==> flow/design.v <==
module cordic_stage 	(input [15:0] x,
			input [15:0] y,
			input [15:0]z,
			input mode,
			input reset,
			input clock,
			input [2:0] stage,
			output reg [15:0] x_out,
			output reg [15:0] y_out,
			output reg [15:0] z_out,
			output reg mode_out,
			output [2:0] stage_out);
		reg [15:0] atan;
		always @*
		begin
			case (stage) 
				3'b000 : atan = 16'b0_0000000_11001001;
				3'b001 : atan = 16'b0_0000000_01110110;
				3'b010 : atan = 16'b0_0000000_00111110;
				3'b011 : atan = 16'b0_0000000_00011111;
				3'b100 : atan = 16'b0_0000000_00001111;
				3'b101 : atan = 16'b0_0000000_00000111;
				3'b110 : atan = 16'b0_0000000_00000011;
				3'b111 : atan = 16'b0_0000000_00000001;
			endcase
		end
		assign stage_out = stage + 1;
		always @(posedge clock or negedge reset)
		begin
			if (~reset)
			begin
				x_out <= 0;
				y_out <= 0;
				z_out <= 0;
				mode_out <= 0;
			end
			else
			begin
				mode_out <= mode;
				if (mode == 0)
				begin
					if (z[15] == 0)
					begin
						case (x[15]^y[15])
							1'b0 : x_out <= (x[14:0] > (y[14:0] >> stage) ) ? 
									{x[15], x[14:0] - (y[14:0] >> stage)} :
									{~x[15],(y[14:0] >> stage) - x[14:0]}; 
							1'b1 : x_out <= {x[15], x[14:0] + (y[14:0] >> stage)};
						endcase
						case (x[15]^y[15])
							1'b1 : y_out <= (y[14:0] > (x[14:0] >> stage) ) ? 
									{y[15], y[14:0] - (x[14:0] >> stage)} :
									{~y[15],(x[14:0] >> stage) - y[14:0]}; 
							1'b0 : y_out <= {y[15], y[14:0] + (x[14:0] >> stage)};
						endcase
						z_out <= (z[14:0] > atan[14:0]) ? z - atan : {~z[15],atan[14:0] - z[14:0]};
					end
					else
					begin
						case (x[15]^y[15])
							1'b1 : x_out <= (x[14:0] > (y[14:0] >> stage) ) ? 
									{x[15], x[14:0] - (y[14:0] >> stage)} :
									{~x[15],(y[14:0] >> stage) - x[14:0]};
							1'b0 : x_out <= {x[15], x[14:0] + (y[14:0] >> stage)};
						endcase
						case (x[15]^y[15])
							1'b0 : y_out <= (y[14:0] > (x[14:0] >> stage) ) ? 
									{y[15], y[14:0] - (x[14:0] >> stage)} :
									{~y[15],(x[14:0] >> stage) - y[14:0]};
							1'b1 : y_out <= {y[15], y[14:0] + (x[14:0] >> stage)};
						endcase
						z_out <= (z[14:0] > atan[14:0]) ? z - atan : {~z[15],atan[14:0] - z[14:0]};
					end
				end
				else
				begin
					if (y[15] == 1)
					begin
						case (x[15]^y[15])
							1'b0 : x_out <= (x[14:0] > (y[14:0] >> stage) ) ? 
									{x[15], x[14:0] - (y[14:0] >> stage)} :
									{~x[15],(y[14:0] >> stage) - x[14:0]};
							1'b1 : x_out <= {x[15], x[14:0] + (y[14:0] >> stage)};
						endcase
						case (x[15]^y[15])
							1'b1 : y_out <= (y[14:0] > (x[14:0] >> stage) ) ? 
									{y[15], y[14:0] - (x[14:0] >> stage)} :
									{~y[15],(x[14:0] >> stage) - y[14:0]}; 
							1'b0 : y_out <= {y[15], y[14:0] + (x[14:0] >> stage)};
						endcase
						case (z[15])
							1'b0 : z_out <= (z[14:0] > atan[14:0]) ? 
									{z[15], z[14:0] - atan[14:0]} :
									{~z[15],atan[14:0] - z[14:0]};
							1'b1 : z_out <= {z[15], z[14:0] + atan[14:0]};
						endcase
					end
					else
					begin
						case (x[15]^y[15])
							1'b1 : x_out <= (x[14:0] > (y[14:0] >> stage) ) ? 
									{x[15], x[14:0] - (y[14:0] >> stage)} :
									{~x[15],(y[14:0] >> stage) - x[14:0]};
							1'b0 : x_out <= {x[15], x[14:0] + (y[14:0] >> stage)};
						endcase
						case (x[15]^y[15])
							1'b0 : y_out <= (y[14:0] > (x[14:0] >> stage) ) ? 
									{y[15], y[14:0] - (x[14:0] >> stage)} :
									{~y[15],(x[14:0] >> stage) - y[14:0]};
							1'b1 : y_out <= {y[15], y[14:0] + (x[14:0] >> stage)};
						endcase
						case (z[15])
							1'b1 : z_out <= (z[14:0] > atan[14:0]) ? 
									{z[15], z[14:0] - atan[14:0]} :
									{~z[15],atan[14:0] - z[14:0]}; 
							1'b0 : z_out <= {z[15], z[14:0] + atan[14:0]};
						endcase
					end
				end
			end
		end
endmodule
module cordic 	(input op_mode,
		input [15:0] x_coordinate,
		input [15:0] y_coordinate,
		input [15:0] rotate_amount,
		input clock,
		input reset,
		output reg [15:0] x_or_phase_out,
		output reg [15:0] y_or_size_out
		);
		reg [15:0] x_in;
		reg [15:0] y_in;
		reg [15:0] z_in;
		reg mode_in;
		wire [15:0] connections_x [7:0];
		wire [15:0] connections_y [7:0];
		wire [15:0] connections_z [7:0];
		wire connections_mode [7:0];
		wire [2:0] connections_stage [7:0];
		wire [15:0] outx;
		wire [15:0] outy;
		wire [15:0] outz;
		wire [32:0] holderx;
		wire [14:0] divx;
		wire [14:0] divy;
		wire [32:0] holdery;
		assign outx = connections_x[7];
		assign outy = connections_y[7];
		assign outz = connections_z[7];
		assign holderx = outx[14:0];
		assign divx = (holderx << 8) / 15'b00000001_10100101;
		assign holdery = outy[14:0];
		assign divy = (holdery << 8) / 15'b00000001_10100101;
		always @(posedge clock or negedge reset)
		begin
			if (~reset)
			begin
				x_in <= 0;
				y_in <= 0;
				z_in <= 0;
				x_or_phase_out <= 0;
				y_or_size_out <= 0;
			end
			else
			begin
				mode_in <= op_mode;
				if (connections_mode[7] == 0)
				begin
					x_or_phase_out <= {outx[15], divx};
					y_or_size_out <= {outy[15], divy};
				end
				else
				begin
					y_or_size_out <= {outx[15], divx};
					x_or_phase_out <= outz;
				end
				if(op_mode == 0)
				begin
					if (rotate_amount[14:0] <= (15'b0000011_00100100 >> 1))
					begin
						z_in <= rotate_amount;
						x_in <= x_coordinate;
						y_in <= y_coordinate;
					end
					else
					begin
						if (rotate_amount[15] == 1)
						begin
							x_in <= y_coordinate;
							y_in <= {~x_coordinate[15],x_coordinate[14:0]};
							z_in <= {rotate_amount[15],rotate_amount[14:0] - (15'b0000011_00100100 >> 1)};
						end
						else
						begin
							y_in <= x_coordinate;
							x_in <= {~y_coordinate[15],y_coordinate[14:0]};
							z_in <= rotate_amount - (16'b0_0000011_00100100>>1);
						end
					end
				end
				else
				begin
					if (x_coordinate[15] == 0)
					begin
						z_in <= 0;
						x_in <= x_coordinate;
						y_in <= y_coordinate;
					end
					else
					begin
						if (y_coordinate[15] == 0)
						begin
							x_in <= y_coordinate;
							y_in <= {~x_coordinate[15],x_coordinate[14:0]};
							z_in <= (16'b0_0000011_00100100 >> 1);
						end
						else
						begin
							y_in <= x_coordinate;
							x_in <= {~y_coordinate[15],y_coordinate[14:0]};
							z_in <= 16'b1_0000001_10010010;  
						end
					end
				end
			end
		end
		wire [2:0] gnd;
		assign gnd = 0;
		cordic_stage s0 (x_in, y_in, z_in, mode_in, reset, clock, gnd,
				 connections_x[0], connections_y[0], connections_z[0], connections_mode[0], connections_stage[0]);
		genvar i;
		generate
			for (i = 1; i < 8; i = i + 1) begin : stages
				cordic_stage  s0 (connections_x[i - 1],
							connections_y[i - 1],
							connections_z[i - 1],
							connections_mode[i - 1],
							reset,
							clock,
							connections_stage[i - 1],
							connections_x[i], 
							connections_y[i],
							connections_z[i],
							connections_mode[i],
							connections_stage[i]);
			end
		endgenerate
endmodule
Lab notebook: cordic

### Reports on cordic

Each step is given for the RTL above and for the edited RTL.
"original" refers to lines of the RTL above, "edited" to lines of the edited file.
"difference": "edited" minus "original" as printed here. "relative change": 100 x difference / "original".
Cell names lack the library's common part.
A cell with n/a has no value.

* top: cordic
* clock: clock
* standard-cell library: sky130hd
* timing corner: tt_025C_1v80

### Diff

Unified diff, file above to edited file.
The edited RTL no longer does the same as the RTL above: the edit was made by script, with no optimisation intended.

```diff
@@ -8,5 +8,5 @@
 			output reg [15:0] x_out,
 			output reg [15:0] y_out,
-			output reg [15:0] z_out,
+			output reg [7:0] z_out,
 			output reg mode_out,
 			output [2:0] stage_out);
```

### After elaboration

Counts by Yosys on the flattened word-level netlist (proc, flatten, opt, wreduce). Print and check cells are left out.
Memory sizes are those after Yosys's memory passes, which may raise the word count (mostly to a power of two), join words into wider ones and drop unused or constant bits.

Word-level totals
* cells after elaboration: original 395, edited 346, difference -49, relative change -12.41%
* memory cells: original 8, edited 8, difference 0, relative change 0.00%
* bits in latches: original 0, edited 0, difference 0
* word width x clocked read ports: original 0, edited 0, difference 0
* bits in read-only memories: original 512, edited 512, difference 0, relative change 0.00%
* bits in writable memories: original 0, edited 0, difference 0
* output and inout port bits: original 32, edited 32, difference 0, relative change 0.00%
* input port bits: original 51, edited 51, difference 0, relative change 0.00%
* bits in registers: original 473, edited 409, difference -64, relative change -13.53%

Operators by class
* shift operators: original 0, edited 0, difference 0
* equality and inequality tests: original 0, edited 0, difference 0
* bitwise gates (word level): original 42, edited 35, difference -7, relative change -16.67%
* reduce/logical cells: original 0, edited 0, difference 0
* multiply operators: original 0, edited 0, difference 0
* div/mod/pow operators: original 2, edited 2, difference 0, relative change 0.00%
* magnitude comparators: original 25, edited 25, difference 0, relative change 0.00%
* add/sub/neg operators: original 79, edited 79, difference 0, relative change 0.00%
* muxes and demuxes: original 201, edited 159, difference -42, relative change -20.90%

Memories
* shape (words x width / read and write ports): original 8x8 r1 w0; 8x8 r1 w0; 8x8 r1 w0; 8x8 r1 w0; 8x8 r1 w0; 8x8 r1 w0; (+2), edited 8x8 r1 w0; 8x8 r1 w0; 8x8 r1 w0; 8x8 r1 w0; 8x8 r1 w0; 8x8 r1 w0; (+2)

The mark (+n) counts cells that are not listed.

Operator list
* 2-to-1 mux 16 bit: original 137, edited 83, difference -54, relative change -39.42%
* 2-to-1 mux 8 bit: original 0, edited 33, difference +33
* subtractor 8 bit: original 0, edited 24, difference +24
* parallel mux 16 bit (select 2 bit): original 64, edited 41, difference -23, relative change -35.94%
* subtractor 15 bit: original 18, edited 2, difference -16, relative change -88.89%
* adder 15 bit: original 9, edited 1, difference -8, relative change -88.89%
* subtractor 16 bit: original 8, edited 0, difference -8, relative change -100.00%
* adder 8 bit: original 0, edited 8, difference +8
* inverter 1 bit: original 34, edited 27, difference -7, relative change -20.59%
* greater-than comparator 15 bit: original 10, edited 3, difference -7, relative change -70.00%
* greater-than comparator 8 x 15 -> 1 bit: original 0, edited 7, difference +7
* parallel mux 8 bit (select 2 bit): original 0, edited 2, difference +2

Unchanged operator kinds not shown: 33.

### Logic depth

Depth = most cells in a row (Yosys ltp): at word level without a register or memory, in the mapped netlist without a sequential cell, where the memories' decode and read muxes count.

Depth
* depth in word-level cells: original 5, edited 5, difference 0, relative change 0.00%
* ABC_AREA: original 1, edited 1
* gate-level depth with buffers: original 119, edited 114, difference -5, relative change -4.20%
* gate-level depth less buffers: original 114, edited 110, difference -4, relative change -3.51%

### Synthesis result

Source: synth_stat.txt of the flow (Yosys; design flattened, memories mapped). It holds for the ABC_AREA given above (unset counts as 0); a run with the other value may have another netlist.

Synthesis totals
* synthesis area (µm²): original 58193.3, edited 52341.4, difference -5851.9, relative change -10.06%
* cells in the netlist: original 8698, edited 7892, difference -806, relative change -9.27%
* sequential part of the area (µm²): original 11816.3, edited 10214.8, difference -1601.5, relative change -13.55%
* flip-flops: original 472, edited 408, difference -64, relative change -13.56%
* buffer cells: original 213, edited 190, difference -23, relative change -10.80%

Cell types
* nor2_1: original 753, edited 609, difference -144, relative change -19.12%
* inv_1: original 1223, edited 1095, difference -128, relative change -10.47%
* o21ai_0: original 625, edited 531, difference -94, relative change -15.04%
* dfrtp_1: original 471, edited 407, difference -64, relative change -13.59%
* nand2_2: original 212, edited 152, difference -60, relative change -28.30%
* nand3_1: original 544, edited 485, difference -59, relative change -10.85%
* nand2_4: original 83, edited 34, difference -49, relative change -59.04%
* a31oi_1: original 31, edited 61, difference +30, relative change +96.77%
* xor2_1: original 378, edited 351, difference -27, relative change -7.14%
* clkbuf_1: original 181, edited 162, difference -19, relative change -10.50%
* nor3_1: original 117, edited 99, difference -18, relative change -15.38%
* mux2i_1: original 25, edited 43, difference +18, relative change +72.00%
* nor2_2: original 56, edited 39, difference -17, relative change -30.36%
* or2_2: original 24, edited 7, difference -17, relative change -70.83%
* nand2_1: original 1827, edited 1811, difference -16, relative change -0.88%
* xnor2_1: original 41, edited 26, difference -15, relative change -36.59%
* o32ai_1: original 24, edited 10, difference -14, relative change -58.33%
* a21oi_1: original 581, edited 568, difference -13, relative change -2.24%

Unchanged cell types not shown: 13.
Not every row of either side is listed.

### Timing after synthesis

OpenSTA on the mapped netlist: ideal clock, no wires. The path of least setup slack (recovery checks aside). Input and output delay are each 20% of the period. Register names are those of the netlist, which keeps one name where synthesis merged equal registers.

Timing path after synthesis
* path kind: original register to register, edited register to register
* start: original register stages[7].s0.x_out[7], edited register stages[7].s0.y_out[9]
* end: original register y_or_size_out[0], edited register y_or_size_out[0]
* data arrival time (ps): original 11277, edited 11035, difference -242, relative change -2.15%
* delay of the path (ps): original 11393, edited 11153, difference -240, relative change -2.11%
* path buffers: original 8, edited 5, difference -3, relative change -37.50%
* slack (ps): original 4607, edited 4847, difference +240
* clock period (ps): original 16000, edited 16000, difference 0, relative change 0.00%
* launch time at the first pin (ps): original 0, edited 0, difference 0
* library setup time (ps): original 116, edited 118, difference +2
* stages: original 107, edited 107, difference 0, relative change 0.00%
* synthesis period reached (ps): original 11393, edited 11153, difference -240, relative change -2.11%

"delay of the path" is the arrival time less input delay plus setup time.
"stages" counts driving pins, that of a launching flip-flop among them; a cell with two outputs on the path counts twice.
"synthesis period reached" is the clock period less the worst setup slack; recovery checks do not enter. This is arithmetic on one report: input and output delays are still those of the set period (20% each).
The rows between start and end are the longest chain of elaborated cells between them; the timing report does not say that the signal goes this way. Where chains are equally long, one stands for them.
Each line given opens the expression or statement behind the cell; cells for indexed reads and writes are added by Yosys, which also makes memories of some case tables.
A register here has more assigning lines than the two given.

Between the ends, after synthesis, original:
* cell sequence: dfrtp_1 o21ai_2 nand2_2 nand2_2 nand2_2 nand2_1 nand2_1 nor2_4 nand2_4 nand2_4 nand2_4 buf_12 nand2_1 nand3_2 nand2_2 nand2_2 nand3_4 nand2_4 (+71 left out) buf_6 ha_1 nand3_1 nand2_1 nor2_1 nand2_1 nand2_1 nand2_1 nand2_1 nand2_1 nand2_1 nand2_1 nor2_1 nand2_1 nor2_1 nand2_1 nand2_1 nand2_1
* length of the longest elaborated chain: 2

RTL lines, path after synthesis, original
* start, declared: RTL line 8 `output reg [15:0] x_out,`
* start, assigned: RTL line 45 `1'b0 : x_out <= (x[14:0] > (y[14:0] >> stage) ) ?`
* start, assigned: RTL line 48 `1'b1 : x_out <= {x[15], x[14:0] + (y[14:0] >> stage)};`
* divider 23 x 9 -> 33 bit: RTL line 152 `assign divx = (holderx << 8) / 15'b00000001_10100101;`
* 2-to-1 mux 16 bit: RTL line 168 `if (connections_mode[7] == 0)`
* end, assigned: RTL line 171 `y_or_size_out <= {outy[15], divy};`
* end, assigned: RTL line 175 `y_or_size_out <= {outx[15], divx};`
* end, declared: RTL line 130 `output reg [15:0] y_or_size_out`

Between the ends, after synthesis, edited:
* cell sequence: dfrtp_1 inv_2 nand2_1 nand2_1 nand2_1 nand2_2 nand2_2 nand2_1 nand2_4 nor2_2 nand3_4 nand2_4 nand2_4 nand2_2 nand2_2 inv_2 nand2_2 nand2_2 (+71 left out) nand2_4 buf_6 ha_1 nand3_1 nand2_1 nand2_1 nand2_1 nand2_1 nand2_1 nand2_1 nand2_1 nand2_1 o21ai_0 nand2_1 nor2_1 nand2_1 nand2_1 nand2_1
* length of the longest elaborated chain: 2

RTL lines, path after synthesis, edited
* start, declared: RTL line 9 `output reg [15:0] y_out,`
* start, assigned: RTL line 51 `1'b1 : y_out <= (y[14:0] > (x[14:0] >> stage) ) ?`
* start, assigned: RTL line 54 `1'b0 : y_out <= {y[15], y[14:0] + (x[14:0] >> stage)};`
* divider 23 x 9 -> 33 bit: RTL line 154 `assign divy = (holdery << 8) / 15'b00000001_10100101;`
* 2-to-1 mux 16 bit: RTL line 168 `if (connections_mode[7] == 0)`
* end, assigned: RTL line 171 `y_or_size_out <= {outy[15], divy};`
* end, assigned: RTL line 175 `y_or_size_out <= {outx[15], divx};`
* end, declared: RTL line 130 `output reg [15:0] y_or_size_out`

### Timing after layout

From the final timing report of the runs of set A: the path of least setup slack in the routed layout; clock arrival at registers is part of the times.
The report prints the path's times to 10 ps; the period is as set.

Timing path post-layout
* path kind: original register to register, edited register to register
* start: original register stages[7].s0.x_out[9], edited register stages[7].s0.x_out[9]
* end: original register y_or_size_out[0], edited register x_or_phase_out[0]
* slack (ps): original 2560, edited 2470, difference -90
* launch time at the first pin (ps): original 690, edited 640, difference -50, relative change -7.25%
* library setup time (ps): original 110, edited 120, difference +10
* path buffers: original 0, edited 0, difference 0
* stages: original 103, edited 89, difference -14, relative change -13.59%
* data arrival time (ps): original 13970, edited 14020, difference +50, relative change +0.36%
* clock period (ps): original 16000, edited 16000, difference 0, relative change 0.00%

The rows between start and end are the longest chain of elaborated cells between them; the timing report does not say that the signal goes this way. Where chains are equally long, one stands for them.
A register here has more assigning lines than the two given.

Between the ends, post-layout, original:
* cell sequence: dfrtp_1 nor2_1 nand2_2 nand2_2 nand2_2 nand2_1 nand2_1 nor2_4 nand2_4 nand2_4 nand2_4 nand2_1 nand2_1 inv_1 nand2_2 nand2_2 nand3_4 nand2_4 (+67 left out) nand2_2 ha_1 nand3_1 nand2_1 nor2_1 nand2_1 nand2_1 nand2_1 nand2_1 nand2_1 nand2_1 nand2_1 nor2_1 nand2_1 nor2_1 nand2_1 nand2_1 nand2_1
* length of the longest elaborated chain: 2

RTL lines, path post-layout, original
* start, declared: RTL line 8 `output reg [15:0] x_out,`
* start, assigned: RTL line 45 `1'b0 : x_out <= (x[14:0] > (y[14:0] >> stage) ) ?`
* start, assigned: RTL line 48 `1'b1 : x_out <= {x[15], x[14:0] + (y[14:0] >> stage)};`
* divider 23 x 9 -> 33 bit: RTL line 152 `assign divx = (holderx << 8) / 15'b00000001_10100101;`
* 2-to-1 mux 16 bit: RTL line 168 `if (connections_mode[7] == 0)`
* end, assigned: RTL line 171 `y_or_size_out <= {outy[15], divy};`
* end, assigned: RTL line 175 `y_or_size_out <= {outx[15], divx};`
* end, declared: RTL line 130 `output reg [15:0] y_or_size_out`

Between the ends, post-layout, edited:
* cell sequence: dfrtp_1 inv_1 nand2_1 nor2_1 nand3_2 nand2_4 o21ai_1 nor2_1 nand2_2 nand2_4 nand2_2 o21ai_0 inv_1 o21ai_0 nand3_1 nand2_1 nand2_2 nand2_1 (+53 left out) nand3_1 nand2_1 nand2_1 nand2_2 nand2_2 ha_1 inv_1 nand3_1 nand2_1 nand2_1 nand2_1 nand2_2 nand2_1 nand3_1 nor2_1 nand3_1 nand2_1 nand2_1
* length of the longest elaborated chain: 2

RTL lines, path post-layout, edited
* start, declared: RTL line 8 `output reg [15:0] x_out,`
* start, assigned: RTL line 45 `1'b0 : x_out <= (x[14:0] > (y[14:0] >> stage) ) ?`
* start, assigned: RTL line 48 `1'b1 : x_out <= {x[15], x[14:0] + (y[14:0] >> stage)};`
* divider 23 x 9 -> 33 bit: RTL line 152 `assign divx = (holderx << 8) / 15'b00000001_10100101;`
* 2-to-1 mux 16 bit: RTL line 168 `if (connections_mode[7] == 0)`
* end, assigned: RTL line 170 `x_or_phase_out <= {outx[15], divx};`
* end, assigned: RTL line 176 `x_or_phase_out <= outz;`
* end, declared: RTL line 129 `output reg [15:0] x_or_phase_out,`

### Flow runs

Runs of the flow (Yosys, OpenROAD) on both versions; the two runs of a pair have the same settings. The constraints put input and output delay at 20% of the set period each and load the outputs with 0.01 pF.

Settings, set A:
* ABC_AREA: 1
* CORE_UTILIZATION: 40
* period_ns: 16.0
* CAP_MARGIN: 20
* CORE_MARGIN: 2
* SLEW_MARGIN: 20

Final reports, set A
* cell area after synthesis (µm²): original 58193.3, edited 52341.4, difference -5851.9, relative change -10.06%
* area of the die (µm²): original 148549.0, edited 133762.0, difference -14787.0, relative change -9.95%
* standard-cell area after layout (µm²): original 62464.9, edited 56491.7, difference -5973.2, relative change -9.56%
* reached clock period (ps): original 13444, edited 13526, difference +82, relative change +0.61%
* smallest setup slack (ps): original 2556, edited 2474, difference -82
* worst hold slack after layout (ps): original 433, edited 417, difference -16
* total negative slack on setup checks (ps): original 0, edited 0, difference 0
* final design utilization (%): original 43.4, edited 43.6, difference +0.2

Settings, set B:
* ABC_AREA: 1
* CAP_MARGIN: 25
* CORE_UTILIZATION: 57
* CTS_CLUSTER_SIZE: 82
* MAX_ROUTING_LAYER: met4
* PLACE_DENSITY_LB_ADDON: 0.14
* TNS_END_PERCENT: 75
* period_ns: 24.1
* CORE_MARGIN: 2
* SLEW_MARGIN: 20

Final reports, set B
* cell area after synthesis (µm²): original 58193.3, edited 52341.4, difference -5851.9, relative change -10.06%
* area of the die (µm²): original 104665.0, edited 94267.4, difference -10397.6, relative change -9.93%
* standard-cell area after layout (µm²): original 61871.8, edited 55650.9, difference -6220.9, relative change -10.05%
* reached clock period (ps): original 13266, edited 13194, difference -72, relative change -0.54%
* smallest setup slack (ps): original 10834, edited 10906, difference +72
* worst hold slack after layout (ps): original 426, edited 410, difference -16
* total negative slack on setup checks (ps): original 0, edited 0, difference 0
* final design utilization (%): original 61.0, edited 60.9, difference -0.1

By "reached clock period" is meant the clock period of the run minus its worst setup slack. This is arithmetic on one report: input and output delays are still those of the set period (20% each).
